==> flow/design.v <==
module MAC_Unit #(parameter WIDTH=32) (
    input logic clk,
    input logic reset,
    input  logic [WIDTH-1:0] a,
    input  logic [WIDTH-1:0] b,
    output logic [WIDTH*2-1:0] result
);
    logic [WIDTH-1:0] a_reg, b_reg;
    logic [WIDTH*2-1:0] mult_result;  
    always_ff@(posedge clk or posedge reset) begin
        if (reset) begin
            a_reg <= '0;
            b_reg <= '0;
            mult_result <= '0;
            result <= '0;
        end else begin
            a_reg <= a;
            b_reg <= b;
            mult_result <= a_reg * b_reg;  
            result <= mult_result + result;  
        end 
    end
endmodule
-- Reports on MAC_Unit
Module MAC_Unit before and after one edit of its RTL, step after step.
Lines under "unedited" count in the file above, lines under "edited" in the edited file.
"change": "edited" minus "unedited" as printed here. "relative change": 100 x difference / "unedited".
Library cell names are shortened.
Not given: n/a
- design top: MAC_Unit
- clock port: clk
- cell library: sky130hd
- corner: tt_025C_1v80

-- Edit of the RTL
The edit as a unified diff against the file above.
The edited RTL no longer does the same as the RTL above: the edit was made by script, with no optimisation intended.
begin of diff
@@ -12,12 +12,11 @@
             a_reg <= '0;
             b_reg <= '0;
-            mult_result <= '0;
             result <= '0;
         end else begin
             a_reg <= a;
             b_reg <= b;
-            mult_result <= a_reg * b_reg;  
             result <= mult_result + result;  
         end 
     end
+    always_comb mult_result = a_reg * b_reg;
 endmodule
end of diff

-- Word level
Source: Yosys, flattened and elaborated, memories not mapped. Widths are those after wreduce; folded enables and synchronous resets count as part of the registers. Registers that Yosys merges into a memory's read port (data or address) are not register bits. Print and check cells do not count. Equal cells are merged and count once.
- operators by class (item ; unedited ; edited ; change ; relative change (%)):
    add/sub/neg operators ; 1 ; 1 ; 0 ; 0.00
    multiply operators ; 1 ; 1 ; 0 ; 0.00
Operator kinds equal on both sides are left out: 2.
- bit counts (item ; unedited ; edited ; change ; relative change (%)):
    flip-flop bits (word level) ; 192 ; 128 ; -64 ; -33.33
    word-level cells ; 6 ; 5 ; -1 ; -16.67
    output and inout bits ; 64 ; 64 ; 0 ; 0.00
    input bits ; 66 ; 66 ; 0 ; 0.00

-- Longest topological paths
Longest topological path by Yosys (ltp), each cell counted once; first at word level (registers and memories cut), then after technology mapping (sequential cells cut; the memories' decode and read muxes count).
- depth (item ; unedited ; edited ; change ; relative change (%)):
    word-level depth ; 1 ; 2 ; +1 ; +100.00
    ABC_AREA ; 0 ; 0 ; n/a ; n/a
    gate-level depth with buffers ; 30 ; 27 ; -3 ; -10.00
    depth with buffers taken out ; 28 ; 25 ; -3 ; -10.71

-- After synthesis
The flow's flattened synthesis, as Yosys stat reports it; memories are mapped. The netlist is that of the ABC_AREA named above (0 if unset); the other value can give another one.
- mapped netlist (item ; unedited ; edited ; change ; relative change (%)):
    chip area (Yosys) (sq um) ; 41962.7 ; 38146.6 ; -3816.1 ; -9.09
    flip-flop cells ; 192 ; 128 ; -64 ; -33.33
    sequential area (sq um) ; 4804.6 ; 3203.1 ; -1601.5 ; -33.33
    buffer cells ; 227 ; 214 ; -13 ; -5.73
    cell count ; 4432 ; 4077 ; -355 ; -8.01
- cell types (cell type ; unedited ; edited ; change ; relative change (%)):
    and2_1 ; 637 ; 464 ; -173 ; -27.16
    inv_1 ; 921 ; 1051 ; +130 ; +14.12
    nand2_1 ; 500 ; 620 ; +120 ; +24.00
    ha_1 ; 326 ; 243 ; -83 ; -25.46
    dfrtp_1 ; 192 ; 128 ; -64 ; -33.33
    fa_1 ; 897 ; 959 ; +62 ; +6.91
    a21o_1 ; 84 ; 30 ; -54 ; -64.29
    a21oi_1 ; 131 ; 83 ; -48 ; -36.64
    xnor2_1 ; 75 ; 39 ; -36 ; -48.00
    nor2_1 ; 63 ; 36 ; -27 ; -42.86
    xor2_1 ; 49 ; 22 ; -27 ; -55.10
    clkbuf_1 ; 222 ; 200 ; -22 ; -9.91
    o21ai_1 ; 25 ; 4 ; -21 ; -84.00
    o21ai_0 ; 50 ; 35 ; -15 ; -30.00
    a31oi_1 ; 21 ; 7 ; -14 ; -66.67
    o21bai_1 ; 28 ; 15 ; -13 ; -46.43
    and3_1 ; 17 ; 5 ; -12 ; -70.59
    o21a_1 ; 12 ; 3 ; -9 ; -75.00
Cell types equal on both sides are left out: 10.
Not every row of either side is listed.

-- Worst setup path after synthesis
Path of least setup slack by OpenSTA after synthesis, without wires, with an ideal clock, recovery checks aside; 20% of the period is set as input and as output delay. Where synthesis merged equal registers, the netlist keeps one of their names.
- timing path post-synthesis (item ; unedited ; edited ; change ; relative change (%)):
    path type ; register -> register ; register -> register ; n/a ; n/a
    start point ; register a_reg[20] ; register b_reg[0] ; n/a ; n/a
    end point ; register mult_result[59] ; register result[59] ; n/a ; n/a
    setup time (ns) ; 0.125 ; 0.111 ; -0.014 ; n/a
    time at the first pin (ns) ; 0.000 ; 0.000 ; 0.000 ; n/a
    arrival (ns) ; 7.091 ; 6.991 ; -0.100 ; -1.41
    path buffers ; 2 ; 2 ; 0 ; 0.00
    driving pins on the path ; 27 ; 27 ; 0 ; 0.00
    setup slack (ns) ; 1.784 ; 1.898 ; +0.114 ; n/a
    clock period (ns) ; 9.0 ; 9.0 ; 0.0 ; 0.00
    delay of the path (ns) ; 7.216 ; 7.102 ; -0.114 ; -1.58
    data required time (ns) ; 8.875 ; 8.889 ; +0.014 ; +0.16
    synthesis period reached (ns) ; 7.216 ; 7.102 ; -0.114 ; -1.58
"delay of the path" = arrival - input delay + setup time.
"driving pins on the path" counts driving pins, that of a launching flip-flop among them; a cell with two outputs on the path counts twice.
"synthesis period reached" = period - worst setup slack (recovery checks aside). The figure is calculated, with input and output delays left at 20% of the set period.
The rows between start and end are the longest chain of elaborated cells between them; the timing report does not say that the signal goes this way. Where chains are equally long, one stands for them.
Each line given opens the expression or statement behind the cell; cells for indexed reads and writes are added by Yosys, which also makes memories of some case tables.
On the way, post-synthesis, unedited:
- path through: dfrtp_1 -> clkbuf_1 -> and2_1 -> fa_1 -> fa_1 -> inv_1 -> fa_1 -> fa_1 -> inv_1 -> fa_1 -> fa_1 -> fa_1 -> inv_1 -> fa_1 -> inv_1 -> ha_1 -> buf_2 -> a21oi_1 -> o21ai_1 -> nor2_1 -> a21oi_1 -> o41ai_4 -> o41ai_2 -> a211oi_2 -> o21ai_1 -> a221oi_2 -> xnor2_1
- cells in the longest elaborated chain: 1
- elaborated cells on any way between the ends at 1
- RTL lines with such cells: 1
- those cells by class: 1 x mul
- ends and longest elaborated chain, post-synthesis, unedited (item ; line ; text):
    start, declared ; 8 ; logic [WIDTH-1:0] a_reg, b_reg;
    start, assigned ; 12 ; a_reg <= '0;
    start, assigned ; 17 ; a_reg <= a;
    multiplier 32 x 32 -> 64 bit ; 19 ; mult_result <= a_reg * b_reg;
    end, assigned ; 14 ; mult_result <= '0;
    end, assigned ; 19 ;
    end, declared ; 9 ; logic [WIDTH*2-1:0] mult_result;
On the way, post-synthesis, edited:
- path through: dfrtp_1 -> clkbuf_1 -> nand2_1 -> fa_1 -> fa_1 -> inv_1 -> fa_1 -> inv_1 -> fa_1 -> inv_1 -> fa_1 -> fa_1 -> fa_1 -> inv_1 -> fa_1 -> inv_1 -> ha_1 -> buf_4 -> a21oi_1 -> o21ai_1 -> a221oi_2 -> o221ai_1 -> a21oi_2 -> o21ba_2 -> o211ai_2 -> and4_1 -> a2111oi_2
- cells in the longest elaborated chain: 2
- elaborated cells on any way between the ends at 2
- RTL lines with such cells: 2
- those cells by class: 1 x add/sub; 1 x mul
- ends and longest elaborated chain, post-synthesis, edited (item ; line ; text):
    start, declared ; 8 ; logic [WIDTH-1:0] a_reg, b_reg;
    start, assigned ; 13 ; b_reg <= '0;
    start, assigned ; 17 ; b_reg <= b;
    multiplier 32 x 32 -> 64 bit ; 21 ; always_comb mult_result = a_reg * b_reg;
    adder 64 bit ; 18 ; result <= mult_result + result;
    end, assigned ; 14 ; result <= '0;
    end, assigned ; 18 ;
    end, declared ; 6 ; output logic [WIDTH*2-1:0] result

-- Timing after layout
Path of least setup slack in the final report of each run of pair A (OpenROAD, finished layout, wires in). Where an end is a register, its clock arrival counts in the times.
- timing path after layout (item ; unedited ; edited ; change ; relative change (%)):
    path type ; register -> register ; register -> register ; n/a ; n/a
    start point ; register a_reg[10] ; register b_reg[17] ; n/a ; n/a
    end point ; register mult_result[56] ; register result[62] ; n/a ; n/a
    data required time (ns) ; 9.41 ; 9.41 ; 0.00 ; 0.00
    clock period (ns) ; 9.0 ; 9.0 ; 0.0 ; 0.00
    driving pins on the path ; 27 ; 20 ; -7 ; -25.93
    path buffers ; 1 ; 0 ; -1 ; -100.00
    arrival (ns) ; 9.09 ; 9.05 ; -0.04 ; -0.44
    time at the first pin (ns) ; 0.52 ; 0.49 ; -0.03 ; -5.77
    setup time (ns) ; 0.11 ; 0.10 ; -0.01 ; n/a
    setup slack (ns) ; 0.32 ; 0.36 ; +0.04 ; n/a
The rows between start and end are the longest chain of elaborated cells between them; the timing report does not say that the signal goes this way. Where chains are equally long, one stands for them.
On the way, after layout, unedited:
- path through: dfrtp_1 -> buf_4 -> nand2_1 -> fa_1 -> inv_1 -> fa_1 -> inv_1 -> fa_1 -> inv_1 -> fa_1 -> fa_1 -> fa_1 -> fa_1 -> inv_1 -> fa_1 -> inv_1 -> ha_1 -> a21oi_1 -> o21ai_1 -> a31oi_1 -> o31ai_1 -> nor3b_1 -> o31ai_2 -> nor4b_2 -> a31oi_1 -> o21bai_1 -> xor2_1
- cells in the longest elaborated chain: 1
- elaborated cells on any way between the ends at 1
- RTL lines with such cells: 1
- those cells by class: 1 x mul
- ends and longest elaborated chain, after layout, unedited (item ; line ; text):
    start, declared ; 8 ; logic [WIDTH-1:0] a_reg, b_reg;
    start, assigned ; 12 ; a_reg <= '0;
    start, assigned ; 17 ; a_reg <= a;
    multiplier 32 x 32 -> 64 bit ; 19 ; mult_result <= a_reg * b_reg;
    end, assigned ; 14 ; mult_result <= '0;
    end, assigned ; 19 ;
    end, declared ; 9 ; logic [WIDTH*2-1:0] mult_result;
On the way, after layout, edited:
- path through: dfrtp_1 -> nand2_1 -> fa_1 -> fa_1 -> inv_1 -> fa_1 -> fa_1 -> fa_1 -> fa_1 -> fa_1 -> fa_1 -> ha_1 -> nand2_1 -> nor2_1 -> nand3_1 -> a311oi_2 -> a31oi_2 -> a211oi_1 -> o21ai_0 -> xnor2_1
- cells in the longest elaborated chain: 2
- elaborated cells on any way between the ends at 2
- RTL lines with such cells: 2
- those cells by class: 1 x add/sub; 1 x mul
- ends and longest elaborated chain, after layout, edited (item ; line ; text):
    start, declared ; 8 ; logic [WIDTH-1:0] a_reg, b_reg;
    start, assigned ; 13 ; b_reg <= '0;
    start, assigned ; 17 ; b_reg <= b;
    multiplier 32 x 32 -> 64 bit ; 21 ; always_comb mult_result = a_reg * b_reg;
    adder 64 bit ; 18 ; result <= mult_result + result;
    end, assigned ; 14 ; result <= '0;
    end, assigned ; 18 ;
    end, declared ; 6 ; output logic [WIDTH*2-1:0] result

-- Layout results
Runs of the flow (Yosys, OpenROAD) on both versions; the two runs of a pair have the same settings. The constraints put input and output delay at 20% of the set period each and load the outputs with 0.01 pF.
Settings, pair A:
- CORE_UTILIZATION: 40
- noted period_ns: 9.0
- noted CAP_MARGIN: 20
- CORE_MARGIN at 2
- SLEW_MARGIN: 20
- measured results, pair A (item ; unedited ; edited ; change ; relative change (%)):
    final setup TNS (ns) ; 0.000 ; 0.000 ; 0.000 ; n/a
    utilization after routing ; 0.44 ; 0.439 ; -0.001 ; n/a
    reached clock period (ns) ; 8.680 ; 8.638 ; -0.042 ; -0.48
    lowest hold slack (ns) ; 0.478 ; 0.529 ; +0.051 ; n/a
    worst setup slack after layout (ns) ; 0.320 ; 0.362 ; +0.042 ; n/a
    standard-cell area after layout (sq um) ; 45673.8 ; 41596.1 ; -4077.7 ; -8.93
    chip area in the Yosys report (sq um) ; 41962.7 ; 38146.6 ; -3816.1 ; -9.09
    overall die area (sq um) ; 107515.0 ; 97853.2 ; -9661.8 ; -8.99
Settings, pair B:
- noted CAP_MARGIN: 35
- CELL_PAD_IN_SITES_GLOBAL_PLACEMENT: 1
- CORE_ASPECT_RATIO at 1.28
- CORE_UTILIZATION: 24
- noted CTS_CLUSTER_DIAMETER: 354
- noted GPL_ROUTABILITY_DRIVEN: 1
- noted GPL_TIMING_DRIVEN: 0
- MAX_ROUTING_LAYER: met4
- MIN_ROUTING_LAYER: met2
- noted PLACE_DENSITY: 0.73
- SETUP_SLACK_MARGIN at 1.01
- noted period_ns: 8.31
- CORE_MARGIN at 2
- SLEW_MARGIN: 20
- measured results, pair B (item ; unedited ; edited ; change ; relative change (%)):
    final setup TNS (ns) ; 0.000 ; 0.000 ; 0.000 ; n/a
    utilization after routing ; 0.297 ; 0.299 ; +0.002 ; n/a
    reached clock period (ns) ; 8.057 ; 7.900 ; -0.157 ; -1.95
    lowest hold slack (ns) ; 0.479 ; 0.524 ; +0.045 ; n/a
    worst setup slack after layout (ns) ; 0.253 ; 0.410 ; +0.157 ; n/a
    standard-cell area after layout (sq um) ; 51483.1 ; 47196.5 ; -4286.6 ; -8.33
    chip area in the Yosys report (sq um) ; 41962.7 ; 38146.6 ; -3816.1 ; -9.09
    overall die area (sq um) ; 178230.0 ; 162173.0 ; -16057.0 ; -9.01
"reached clock period" is the run's clock period less its worst setup slack. It is reckoned from that one timing run; input and output delays stay at 20% of the period that was set.
